==> flow/design.v <==
module TM_ALU (
    input  wire        clk,
    input  wire        reset,
    input  wire [7:0]  AvgTxLen,
    input  wire [7:0]  InstExed,
    input  wire [7:0]  CurTxLen,
    output wire [7:0]  AvgTxLen_new,
    output wire [7:0]  InstExed_new
);
    reg [15:0] mac_result;  
    reg [7:0]  inc_result;
    reg [15:0] mac_reg;     
    reg [7:0]  inc_reg;      
    reg [7:0]  AvgTxLen_reg;  
    always @(posedge clk) begin
        if (reset) begin
            mac_reg      <= 0;
            inc_reg      <= 0;
            AvgTxLen_reg <= 0;
        end else begin
            mac_result     <= AvgTxLen * InstExed;
            mac_reg      <= mac_result + CurTxLen;
            inc_result     <= InstExed + 1;
            inc_reg      <= inc_result;
            AvgTxLen_reg <= AvgTxLen;  
        end
    end
    reg [7:0] AvgTxLen_new_reg;
    always @(posedge clk) begin
        if (reset) begin
            AvgTxLen_new_reg <= 0;
        end else begin
            if (inc_reg == 0) begin  
                AvgTxLen_new_reg <= 0;
            end else begin
                AvgTxLen_new_reg <= mac_reg / inc_reg;
            end
        end
    end
    assign AvgTxLen_new  = AvgTxLen_new_reg;
    assign InstExed_new = (reset) ? 8'b0 : AvgTxLen_reg;  
endmodule
======== Tool chain data of TM_ALU ========
Tool output for the design above before and after an edit, in the order of the flow.
Lines under "before" count in the file above, lines under "after" in the edited file.
"change": "after" minus "before" as printed here. "relative change": 100 x difference / "before".
Cell names lack the library's common part.
A cell with - has no value.
set-up
  design top .............................. TM_ALU
  clock ................................... clk
  standard-cell library ................... sky130hd
  library corner .......................... tt_025C_1v80

======== Edit of the RTL ========
The edit as a unified diff against the file above.
This change comes from a script, not from a designer; no optimisation was intended.
begin of diff
@@ -10,5 +10,5 @@
     reg [15:0] mac_result;  
     reg [7:0]  inc_result;
-    reg [15:0] mac_reg;     
+    reg [16:0] mac_reg;     
     reg [7:0]  inc_reg;      
     reg [7:0]  AvgTxLen_reg;  
end of diff

======== After elaboration ========
Source: Yosys, flattened and elaborated, memories not mapped. Widths are those after wreduce. Registers that Yosys merges into a memory's read port (data or address) are not register bits. Print and check cells do not count. Equal cells are merged and count once.
storage and ports
  item                        before  after  change  relative change (%)
  output and inout port bits  16      16     0       0.00
  elaborated cells            13      13     0       0.00
  register bits               64      65     +1      +1.56
  input bits                  26      26     0       0.00
operators by class
  item                       before  after  change  relative change (%)
  $mul                       1       1      0       0.00
  reduce/logical cells       2       2      0       0.00
  mux-type cells             1       1      0       0.00
  divide/modulo/power cells  1       1      0       0.00
  add/subtract/negate cells  2       2      0       0.00
operator list
  cell                                                    before  after  change  relative change (%)
  16-bit by 8-bit adder with 16-bit output                1       0      -1      -100.00
  16-bit by 8-bit divider with 16-bit output              1       0      -1      -100.00
  16-bit by 8-bit adder with 17-bit output                0       1      +1      -
  17-bit by 8-bit divider with 17-bit output              0       1      +1      -
  8-bit by 1-bit adder with 8-bit output with constant B  1       1      0       0.00
  8-bit logical NOT                                       1       1      0       0.00
  8-bit by 8-bit multiplier with 16-bit output            1       1      0       0.00
  8-bit two-way mux                                       1       1      0       0.00
  2-bit OR reduction                                      1       1      0       0.00

======== Logic depth ========
Depth = most cells in a row (Yosys ltp): at word level without a register or memory, in the mapped netlist without a sequential cell, where the memories' decode and read muxes count.
depth
  item                     before  after  change  relative change (%)
  depth after elaboration  2       2      0       0.00
  ABC_AREA                 0       0      -       -
  mapped depth             157     165    +8      +5.10

======== Synthesis result ========
Source: synth_stat.txt of the flow (Yosys; design flattened, memories mapped). It holds for the ABC_AREA given above (unset counts as 0); a run with the other value may have another netlist.
mapped netlist
  item                                before     after      change      relative change (%)
  mapped flip-flops                   64         65         +1          +1.56
  mapped area (mm^2)                  0.009683   0.0105414  +0.0008584  +8.87
  buffer cells                        38         46         +8          +21.05
  cell count                          1161       1280       +119        +10.25
  sequential part of the area (mm^2)  0.0015215  0.0015415  +0.0000200  +1.31
cells by type
  cell      before  after  change  relative change (%)
  nor2_1    76      98     +22     +28.95
  a21oi_1   59      74     +15     +25.42
  o31ai_1   15      24     +9      +60.00
  a211oi_1  5       14     +9      +180.00
  ha_1      146     154    +8      +5.48
  xnor2_1   33      40     +7      +21.21
  nand3_1   19      26     +7      +36.84
  mux2_2    16      23     +7      +43.75
  and2_1    37      43     +6      +16.22
  o211ai_1  9       15     +6      +66.67
  nor3_1    49      54     +5      +10.20
  o21ai_0   49      44     -5      -10.20
  xor2_1    29      24     -5      -17.24
  or2_2     11      6      -5      -45.45
  nand2_1   91      87     -4      -4.40
  nor2b_1   38      42     +4      +10.53
  mux2i_1   16      20     +4      +25.00
  mux2_4    7       3      -4      -57.14
Not every row of either side is listed.

======== Worst setup path after synthesis ========
OpenSTA on the mapped netlist: ideal clock, no wires. The path of least setup slack (recovery checks aside). Input and output delay are each 20% of the period. Register names are those of the netlist, which keeps one name where synthesis merged equal registers.
path after synthesis
  item                           before                        after                         change  relative change (%)
  path type                      register to register          register to register          -       -
  start point                    register inc_reg[7]           register inc_reg[7]           -       -
  end point                      register AvgTxLen_new_reg[0]  register AvgTxLen_new_reg[0]  -       -
  path delay (ps)                29982                         31116                         +1134   +3.78
  data required time (ps)        29835                         29845                         +10     +0.03
  period (ps)                    30000                         30000                         0       0.00
  library setup time (ps)        165                           155                           -10     -
  time at the first pin (ps)     0                             0                             0       -
  data arrival time (ps)         29817                         30961                         +1144   +3.84
  stages                         147                           159                           +12     +8.16
  setup slack (ps)               18                            -1116                         -1134   -
  synthesis period reached (ps)  29982                         31116                         +1134   +3.78
"path delay" is the arrival time less input delay plus setup time.
"stages" counts driving pins, that of a launching flip-flop among them; a cell with two outputs on the path counts twice.
"synthesis period reached" = period - worst setup slack (recovery checks aside). The figure is calculated, with input and output delays left at 20% of the set period.
A register here has more assigning lines than the two given.
on the way, after synthesis, before
  path through ............................ dfxtp_1 > buf_6 > nor4_4 > nand3_2 > nor2_1 > a21oi_1 > a21oi_1 > ha_1 > or3_1 > and3_1 > a211o_1 > and2_1 > ha_1 > a21oi_1 > a2111o_1 > o221a_2 > or2_2 > ha_1 > [... 111 more ...] > a21o_1 > nor2b_1 > nand3_1 > or4_1 > buf_6 > mux2_4 > ha_1 > nor2b_1 > o21ai_0 > nand2b_1 > a21oi_1 > nor2b_1 > o21ai_0 > nand2b_1 > a21oi_1 > nand2_1 > a2111oi_0 > a41oi_1
  elaborated cells between the ends (all ways) .. 3
  those cells by class .................... div (1); reduce/logical (2)
RTL lines, path after synthesis, before
  item                line  source
  start: declaration  13    reg [7:0]  inc_reg;
  start: assignment   18    inc_reg      <= 0;
  start: assignment   24    inc_reg      <= inc_result;
  end: assignment     31    AvgTxLen_new_reg <= 0;
  end: assignment     36    AvgTxLen_new_reg <= mac_reg / inc_reg;
  end: declaration    28    reg [7:0] AvgTxLen_new_reg;
before: Chain of elaborated cells between the ends: none given.
on the way, after synthesis, after
  path through ............................ dfxtp_1 > nor4_1 > nand2_1 > nor2_1 > a21oi_1 > a21oi_1 > ha_1 > or4b_2 > o311ai_0 > a211oi_1 > ha_1 > o211ai_1 > a211oi_4 > mux2i_1 > ha_1 > o211a_1 > o211ai_1 > nand2_1 > [... 123 more ...] > o211a_1 > nand4_2 > buf_6 > nor2_2 > a21oi_2 > ha_1 > a21oi_1 > nor2b_1 > o21ai_0 > nand2b_1 > a21oi_1 > nor2b_1 > o21ai_0 > nand2b_1 > a211oi_1 > o2111ai_1 > nor4b_1 > a31oi_1
  elaborated cells between the ends (all ways) .. 3
  those cells by class .................... div (1); reduce/logical (2)
RTL lines, path after synthesis, after
  item                line  source
  start: declaration  13    reg [7:0]  inc_reg;
  start: assignment   18    inc_reg      <= 0;
  start: assignment   24    inc_reg      <= inc_result;
  end: assignment     31    AvgTxLen_new_reg <= 0;
  end: assignment     36    AvgTxLen_new_reg <= mac_reg / inc_reg;
  end: declaration    28    reg [7:0] AvgTxLen_new_reg;
after: Chain of elaborated cells between the ends: none given.

======== Timing after layout ========
Path of least setup slack in the final report of each run of set A (OpenROAD, finished layout, wires in). Where an end is a register, its clock arrival counts in the times.
The report prints the path's times to 10 ps; the period is as set.
path post-layout
  item                        before                        after                         change  relative change (%)
  path type                   register to register          register to register          -       -
  start point                 register inc_reg[6]           register inc_reg[7]           -       -
  end point                   register AvgTxLen_new_reg[0]  register AvgTxLen_new_reg[0]  -       -
  stages                      147                           147                           0       0.00
  data required time (ps)     29200                         29220                         +20     +0.07
  period (ps)                 29000                         29000                         0       0.00
  setup slack (ps)            1390                          -240                          -1630   -
  data arrival time (ps)      27810                         29460                         +1650   +5.93
  library setup time (ps)     130                           120                           -10     -
  time at the first pin (ps)  330                           330                           0       0.00
A register here has more assigning lines than the two given.
on the way, post-layout, before
  path through ............................ dfxtp_2 > nor4_4 > nand3_2 > nor2_2 > a21oi_1 > a21oi_1 > ha_1 > or3_1 > and3_1 > a211o_1 > and2_1 > ha_4 > o211ai_1 > a2111o_1 > o221a_2 > or2_2 > ha_4 > o211ai_1 > [... 111 more ...] > a21o_1 > a21o_1 > nor2b_1 > nand3_1 > or4_4 > mux2_4 > ha_1 > nor2b_1 > o21ai_1 > nand2b_1 > a21oi_1 > nor2b_1 > o21ai_1 > nand2b_1 > a21oi_2 > nand2_1 > a2111oi_4 > a41oi_1
  elaborated cells between the ends (all ways) .. 3
  those cells by class .................... div (1); reduce/logical (2)
RTL lines, path post-layout, before
  item                line  source
  start: declaration  13    reg [7:0]  inc_reg;
  start: assignment   18    inc_reg      <= 0;
  start: assignment   24    inc_reg      <= inc_result;
  end: assignment     31    AvgTxLen_new_reg <= 0;
  end: assignment     36    AvgTxLen_new_reg <= mac_reg / inc_reg;
  end: declaration    28    reg [7:0] AvgTxLen_new_reg;
before: Chain of elaborated cells between the ends: none given.
on the way, post-layout, after
  path through ............................ dfxtp_2 > nor4_4 > nand2_1 > nor2_2 > buf_4 > a21oi_1 > ha_1 > or4b_2 > o311ai_2 > a211oi_2 > ha_1 > o211ai_1 > a211oi_4 > o21a_1 > nor2_1 > ha_1 > a21o_1 > o211ai_1 > [... 111 more ...] > nand4_1 > o211a_1 > nand4_4 > nor2_2 > a21oi_2 > ha_1 > a21oi_2 > nor2b_1 > o21ai_1 > nand2b_1 > a21oi_1 > nor2b_1 > o21ai_1 > nand2b_1 > a211oi_2 > o2111ai_2 > nor4b_2 > a31oi_1
  elaborated cells between the ends (all ways) .. 3
  those cells by class .................... div (1); reduce/logical (2)
RTL lines, path post-layout, after
  item                line  source
  start: declaration  13    reg [7:0]  inc_reg;
  start: assignment   18    inc_reg      <= 0;
  start: assignment   24    inc_reg      <= inc_result;
  end: assignment     31    AvgTxLen_new_reg <= 0;
  end: assignment     36    AvgTxLen_new_reg <= mac_reg / inc_reg;
  end: declaration    28    reg [7:0] AvgTxLen_new_reg;
after: Chain of elaborated cells between the ends: none given.

======== Layout results ========
Both versions went through the flow (Yosys, OpenROAD) with the same settings in each pair. Constraints: input delay and output delay 20% of the set period each, output load 0.01 pF.
flow settings, set A
  CORE_UTILIZATION ........................ 40
  period_ns ............................... 29.0
  CAP_MARGIN .............................. 20
  CORE_MARGIN ............................. 2
  SLEW_MARGIN ............................. 20
measured results, set A
  item                                    before     after      change      relative change (%)
  worst slack on setup checks (ps)        1389       -237       -1626       -
  standard-cell area after layout (mm^2)  0.0117813  0.0131977  +0.0014164  +12.02
  period achieved (ps)                    27611      29237      +1626       +5.89
  final worst hold slack (ps)             445        449        +4          -
  final setup TNS (ps)                    0          -237       -237        -
  final design utilization (%)            49.9       50.8       +0.9        -
  die area (mm^2)                         0.0254674  0.0276673  +0.0021999  +8.64
  post-synthesis cell area (mm^2)         0.009683   0.0105414  +0.0008584  +8.87
flow settings, set B
  CORE_UTILIZATION ........................ 44
  GPL_TIMING_DRIVEN ....................... 1
  SETUP_SLACK_MARGIN ...................... 4.63
  SLEW_MARGIN ............................. 5
  TNS_END_PERCENT ......................... 75
  period_ns ............................... 27.1
  CAP_MARGIN .............................. 20
  CORE_MARGIN ............................. 2
measured results, set B
  item                                    before     after      change      relative change (%)
  worst slack on setup checks (ps)        431        -911       -1342       -
  standard-cell area after layout (mm^2)  0.0134954  0.0154723  +0.0019769  +14.65
  period achieved (ps)                    26669      28011      +1342       +5.03
  final worst hold slack (ps)             440        449        +9          -
  final setup TNS (ps)                    0          -911       -911        -
  final design utilization (%)            62.2       65.9       +3.7        -
  die area (mm^2)                         0.023209   0.0252111  +0.0020021  +8.63
  post-synthesis cell area (mm^2)         0.009683   0.0105414  +0.0008584  +8.87
"period achieved" is the run's clock period less its worst setup slack. It is reckoned from that one timing run; input and output delays stay at 20% of the period that was set.
